==> flow/design.v <==
module lcd_ctrl(clk, reset, datain, cmd, cmd_valid, dataout, output_valid, busy);
input           clk;
input           reset;
input   [7:0]   datain;
input   [2:0]   cmd;
input           cmd_valid;
output reg [7:0]   dataout;
output reg         output_valid;
output reg         busy;
reg cur_state,next_state;  
reg [5:0] img_counter;     
reg [2:0] row,col;         
reg [2:0] row_t,col_t;         
reg [5:0] out_pos;          
reg [2:0] cmd_reg;         
reg [7:0] data_buff[35:0];  
localparam REFLASH     = 3'd0;
localparam LOAD_DATA   = 3'd1;
localparam SHIFT_RIGHT = 3'd2;
localparam SHIFT_LEFT  = 3'd3;
localparam SHIFT_UP    = 3'd4;
localparam SHIFT_DOWN  = 3'd5;
localparam WAIT_CMD = 1'b0;
localparam PROCESS  = 1'b1;
always @ ( posedge clk or posedge reset ) begin    
    if (reset)  
        cur_state <= WAIT_CMD;
    else
        cur_state <= next_state;
end 
always @ ( * ) begin     
    case ( cur_state )
        WAIT_CMD : begin
            if ( cmd_valid )
                next_state = PROCESS;
            else
                next_state = WAIT_CMD;
        end
        PROCESS : begin
            if ( ( cmd_reg == REFLASH ) && img_counter[5:3] == 3'd2 && img_counter[2:0] == 3'd2 )
                next_state = WAIT_CMD;
            else
                next_state = PROCESS;
        end
    endcase
end
always @ (*) begin   
    row_t = row + img_counter[5:3];
    col_t = col + img_counter[2:0];
    out_pos = row_t * 6'd6 + col_t;
end
always @ ( posedge clk or posedge reset ) begin   
    if (reset) begin
        row <= 3'd2;
        col <= 3'd2;
        dataout <= 8'd0;
        output_valid <= 1'd0;
        busy <= 1'd0;
        cmd_reg <= REFLASH;
        img_counter <= 6'd0;
    end
    else begin
        if ( cur_state == WAIT_CMD ) begin
            if ( cmd_valid ) begin
                cmd_reg <= cmd;
                busy <= 1'd1;
            end
            img_counter <= 6'd0;
            output_valid <= 1'd0;
        end
        else begin
            case ( cmd_reg )
                REFLASH : begin
                    dataout <= data_buff[out_pos];
                    if ( img_counter[2:0] == 3'd2 ) begin
                        img_counter[5:3] <= img_counter[5:3] + 1'd1;
                        img_counter[2:0] <= 3'd0;
                    end
                    else begin
                        img_counter <= img_counter + 6'd1;
                    end
                    if ( img_counter[5:3] == 3'd2 && img_counter[2:0] == 3'd2 ) begin
                        busy <= 1'd0;
                    end
                    output_valid <= 1'd1;
                end
                LOAD_DATA : begin
                    if (img_counter == 6'd35) begin
                        img_counter <= 6'd0;
                        cmd_reg <= REFLASH;
                    end
                    else
                        img_counter <= img_counter + 6'd1;
                    data_buff[img_counter] <= datain;
                    row <= 3'd2;
                    col <= 3'd2;
                end
                SHIFT_RIGHT : begin
                    if ( col != 3'd3 )
                        col <= col + 3'd1;
                    cmd_reg <= REFLASH;
                end
                SHIFT_LEFT : begin
                    if ( col != 3'd0 )
                        col <= col - 3'd1;
                    cmd_reg <= REFLASH;
                end
                SHIFT_UP : begin
                    if ( row != 3'd0 )
                        row <= row - 3'd1;
                    cmd_reg <= REFLASH;
                end
                default : begin  
                    if ( row != 3'd3 )
                        row <= row + 3'd1;
                    cmd_reg <= REFLASH;
                end
            endcase
        end
    end
end
endmodule
==> Reports on lcd_ctrl <==
The steps from the RTL of lcd_ctrl to its reports follow in flow order.
Line numbers count from 1 in the design file above.
Cell names lack the library's common part.
{ "setup": {"top_module": "lcd_ctrl", "clock": "clk", "cell_library": "sky130hd", "lib_corner": "tt_025C_1v80"} }

==> Word level <==
Yosys after proc, flatten, opt, wreduce and memory -nomap, before mapping. Print and check cells are not counted. Equal cells are merged and count once.
{ "word_totals": {"ff_bits": 314, "output_inout_bits": 10} }
{ "op_classes": {"addsub": 9, "multipliers": 1, "n_eq": 86, "muxes": 28, "bitwise": 3, "n_reduce_logical": 53} }
{ "op_table": {"columns": ["op", "n"], "rows": [
  ["parallel mux 8 bit (select 36 bit)", 1],
  ["equality test 6 x 5 -> 1 bit with constant B", 32],
  ["AND reduction 4 bit", 38],
  ["equality test 6 x 4 -> 1 bit with constant B", 16],
  ["equality test 6 x 3 -> 1 bit with constant B", 8],
  ["equality test 6 bit with constant B", 8],
  ["two-way mux 3 bit", 13],
  ["equality test 6 x 2 -> 1 bit with constant B", 4],
  ["parallel mux 3 bit (select 3 bit)", 2],
  ["parallel mux 3 bit (select 2 bit)", 3],
  ["equality test 3 x 2 -> 1 bit with constant B", 4],
  ["nonzero test 3 bit", 4],
  ["equality test 6 x 1 -> 1 bit with constant B", 2],
  ["logical NOT 6 bit", 2],
  ["multiplier 3 x 2 -> 5 bit with constant B", 1],
  ["adder 3 x 1 -> 3 bit with constant B", 3],
  ["!= test 2 bit with constant B", 4],
  ["two-way mux 1 bit", 8],
  ["subtractor 3 x 1 -> 3 bit with constant B", 2],
  ["!= test 3 x 2 -> 1 bit with constant B", 2],
  ["adder 3 bit", 2],
  ["AND reduction 3 bit", 2],
  ["adder 6 x 1 -> 6 bit with constant B", 1],
  ["adder 6 x 3 -> 6 bit", 1],
  ["!= test 2 x 1 -> 1 bit with constant B", 2],
  ["logical AND 1 bit", 3],
  ["NOT 1 bit", 3],
  ["equality test 3 x 1 -> 1 bit with constant B", 1]
]} }
Other operator kinds: 8; their cells: 8.

==> Depth <==
Depth = most cells in a row (Yosys ltp): at word level without a register or memory, in the mapped netlist without a sequential cell, where the memories' decode and read muxes count.
{ "logic_depth": {"word_depth": 5, "ABC_AREA": 0, "depth_mapped": 16, "depth_no_buf": 15} }

==> Netlist <==
The flow's flattened synthesis, as Yosys stat reports it; memories are mapped. The netlist is that of the ABC_AREA named above (0 if unset); the other value can give another one.
Totals and module areas in this step are rounded.
{ "mapped": {"cells": 923, "mapped_area_um2": 13600, "ffs": 314, "n_buf": 45} }
{ "by_type": {"columns": ["type", "n", "area_total_um2"], "rows": [
  ["edfxtp_1", 288, 8.65E+03],
  ["dfrtp_1", 24, 600.576],
  ["mux4_2", 25, 563.04],
  ["nand2_1", 84, 315.302],
  ["mux2_2", 20, 225.216],
  ["nand3_1", 37, 185.178],
  ["mux2i_1", 18, 180.173],
  ["nor2_1", 45, 168.912],
  ["ha_1", 13, 162.656],
  ["o21ai_0", 27, 135.13],
  ["clkbuf_1", 35, 131.376],
  ["a22oi_1", 17, 127.622],
  ["fa_1", 6, 120.115],
  ["a21oi_1", 23, 115.11],
  ["and3_1", 18, 112.608],
  ["nand4_1", 17, 106.352],
  ["nor3_1", 20, 100.096],
  ["o21ai_1", 19, 95.091]
]} }
Other cell types: 59; their cells: 187.

==> Worst setup path after synthesis <==
Source: OpenSTA report_checks on the synthesized netlist (no wires, ideal clock, input and output delay 20% of the period each), path of least setup slack; recovery checks are left aside. Register names are those of the netlist, which keeps one name where synthesis merged equal registers.
{ "synth_timing": {"kind": "register to register", "startpoint": "reg row[1]", "endpoint": "reg dataout[1]", "clock_period_ps": 4500, "launch_ps": 0, "arrival_ps": 3997, "required_time_ps": 4374, "slack_ps": 377, "delay_ps": 4123, "driving_pins": 14, "n_path_buf": 1, "synth_period_reached_ps": 4123} }
"delay_ps" = arrival - input delay + setup time.
"driving_pins": output pins that drive a net of the path, with the launching flip-flop's if there is one; two outputs of one cell count as two.
"synth_period_reached_ps" is the clock period less the worst setup slack; recovery checks do not enter. This is arithmetic on one report: input and output delays are still those of the set period (20% each).
The rows between start and end are the longest chain of elaborated cells between them; the timing report does not say that the signal goes this way. Where chains are equally long, one stands for them.
Each line given opens the expression or statement behind the cell; cells for indexed reads and writes are added by Yosys, which also makes memories of some case tables.
At most two assigning lines are given for a register; there are more.
{ "synth_via": {"cell_sequence": "dfstp_2 -> inv_1 -> fa_1 -> inv_1 -> ha_1 -> inv_1 -> fa_1 -> xor2_1 -> clkbuf_1 -> mux4_2 -> a32oi_1 -> nand4_4 -> nor4b_4 -> o21ai_1", "elab_chain_cells": 5, "cells_between": 40, "cone_lines": 3, "cone_classes": "add/sub: 2; mul: 1; eq/ne: 35; mux: 1; reduce/logical: 1"} }
{ "synth_rtl": {"columns": ["element", "line_no", "source"], "rows": [
  ["from (decl)", 12, "reg [2:0] row,col;"],
  ["from (assign)", 110, "row <= row - 3'd1;"],
  ["from (assign)", 115, "row <= row + 3'd1;"],
  ["adder 3 bit", 48, "row_t = row + img_counter[5:3];"],
  ["multiplier 3 x 2 -> 5 bit", 50, "out_pos = row_t * 6'd6 + col_t;"],
  ["adder 6 x 3 -> 6 bit", 50, null],
  ["equality test 6 bit", 74, "dataout <= data_buff[out_pos];"],
  ["parallel mux 8 bit (select 36 bit)", 74, null],
  ["to (assign)", 56, "dataout <= 8'd0;"],
  ["to (assign)", 74, null],
  ["to (decl)", 7, "output reg [7:0]   dataout;"]
]} }

==> Worst path after layout <==
Path of least setup slack in the final report of job 1 (OpenROAD, finished layout, wires in). Where an end is a register, its clock arrival counts in the times.
The report prints the path's times to 10 ps; the period is as set.
{ "layout_timing": {"kind": "register to register", "startpoint": "reg row[0]", "endpoint": "reg dataout[6]", "clock_period_ps": 4500, "launch_ps": 540, "arrival_ps": 4880, "required_time_ps": 4920, "slack_ps": 40, "driving_pins": 19, "n_path_buf": 4} }
The rows between start and end are the longest chain of elaborated cells between them; the timing report does not say that the signal goes this way. Where chains are equally long, one stands for them.
At most two assigning lines are given for a register; there are more.
{ "layout_via": {"cell_sequence": "dfrtp_1 -> ha_2 -> inv_2 -> fa_2 -> inv_2 -> ha_4 -> inv_2 -> fa_2 -> buf_12 -> xor2_4 -> buf_12 -> buf_4 -> buf_4 -> mux2i_1 -> o21ai_0 -> a21oi_1 -> nand4_1 -> nor4b_2 -> o21ai_1", "elab_chain_cells": 5, "cells_between": 40, "cone_lines": 3, "cone_classes": "add/sub: 2; mul: 1; eq/ne: 35; mux: 1; reduce/logical: 1"} }
{ "layout_rtl": {"columns": ["element", "line_no", "source"], "rows": [
  ["from (decl)", 12, "reg [2:0] row,col;"],
  ["from (assign)", 110, "row <= row - 3'd1;"],
  ["from (assign)", 115, "row <= row + 3'd1;"],
  ["adder 3 bit", 48, "row_t = row + img_counter[5:3];"],
  ["multiplier 3 x 2 -> 5 bit", 50, "out_pos = row_t * 6'd6 + col_t;"],
  ["adder 6 x 3 -> 6 bit", 50, null],
  ["equality test 6 bit", 74, "dataout <= data_buff[out_pos];"],
  ["parallel mux 8 bit (select 36 bit)", 74, null],
  ["to (assign)", 56, "dataout <= 8'd0;"],
  ["to (assign)", 74, null],
  ["to (decl)", 7, "output reg [7:0]   dataout;"]
]} }

==> results <==
lcd_ctrl through Yosys and OpenROAD on sky130hd: 4 stored runs, unordered, with their settings and measured results. The constraints put input and output delay at 20% of the set period each and load the outputs with 0.01 pF.
"achieved_clock_period_ps" is the run's clock period less its worst setup slack. It is reckoned from that one timing run; input and output delays stay at 20% of the period that was set.
The results are shown rounded.
[
  {
    "run": "job 1",
    "settings": { "CELL_PAD_IN_SITES_DETAIL_PLACEMENT": 2, "CORE_UTILIZATION": 45, "CTS_CLUSTER_DIAMETER": 364, "CTS_CLUSTER_SIZE": 38, "GPL_ROUTABILITY_DRIVEN": 1, "MAX_ROUTING_LAYER": "met4", "SETUP_SLACK_MARGIN": 0.66, "SLEW_MARGIN": 10, "TNS_END_PERCENT": 10, "period_ns": 4.5, "CAP_MARGIN": 20, "CORE_MARGIN": 2 },
    "results": { "hold_worst_slack_ps": 537, "achieved_clock_period_ps": 4455, "layout_stdcell_area_um2": 16100, "dieArea_um2": 31700, "synth_chip_area_um2": 13600, "final_setup_ws_ps": 45 }
  },
  {
    "run": "job 2",
    "settings": { "ABC_AREA": 1, "CAP_MARGIN": 5, "CELL_PAD_IN_SITES_DETAIL_PLACEMENT": 1, "CELL_PAD_IN_SITES_GLOBAL_PLACEMENT": 2, "CORE_MARGIN": 9, "CORE_UTILIZATION": 21, "CTS_CLUSTER_SIZE": 68, "GPL_ROUTABILITY_DRIVEN": 0, "HOLD_SLACK_MARGIN": -0.04, "MAX_ROUTING_LAYER": "met4", "PLACE_DENSITY": 0.63, "SETUP_SLACK_MARGIN": 0.32, "SLEW_MARGIN": 40, "TNS_END_PERCENT": 65, "period_ns": 5.45 },
    "results": { "hold_worst_slack_ps": 483, "synth_chip_area_um2": 14000, "achieved_clock_period_ps": 4719, "layout_stdcell_area_um2": 16700, "dieArea_um2": 76400, "final_setup_ws_ps": 731 }
  },
  {
    "run": "job 3",
    "settings": { "ABC_AREA": 0, "CAP_MARGIN": 30, "CELL_PAD_IN_SITES_DETAIL_PLACEMENT": 2, "CORE_UTILIZATION": 51, "CTS_CLUSTER_DIAMETER": 81, "CTS_CLUSTER_SIZE": 50, "GPL_ROUTABILITY_DRIVEN": 1, "HOLD_SLACK_MARGIN": 0.2, "MAX_ROUTING_LAYER": "met4", "PLACE_DENSITY_LB_ADDON": 0.07, "SETUP_SLACK_MARGIN": 0.66, "SLEW_MARGIN": 40, "TNS_END_PERCENT": 10, "period_ns": 4.5, "CORE_MARGIN": 2 },
    "outcome": "unfinished; error DPL-0033 in clock tree synthesis"
  },
  {
    "run": "job 4",
    "settings": { "CAP_MARGIN": 5, "CELL_PAD_IN_SITES_DETAIL_PLACEMENT": 0, "CORE_MARGIN": 9, "CORE_UTILIZATION": 21, "CTS_CLUSTER_SIZE": 68, "GPL_ROUTABILITY_DRIVEN": 0, "MAX_ROUTING_LAYER": "met4", "PLACE_DENSITY": 0.63, "SETUP_SLACK_MARGIN": 0.32, "SLEW_MARGIN": 20, "period_ns": 5.45 },
    "results": { "final_setup_ws_ps": 662, "achieved_clock_period_ps": 4788, "hold_worst_slack_ps": 496, "dieArea_um2": 74400, "layout_stdcell_area_um2": 16000, "synth_chip_area_um2": 13600 }
  }
]
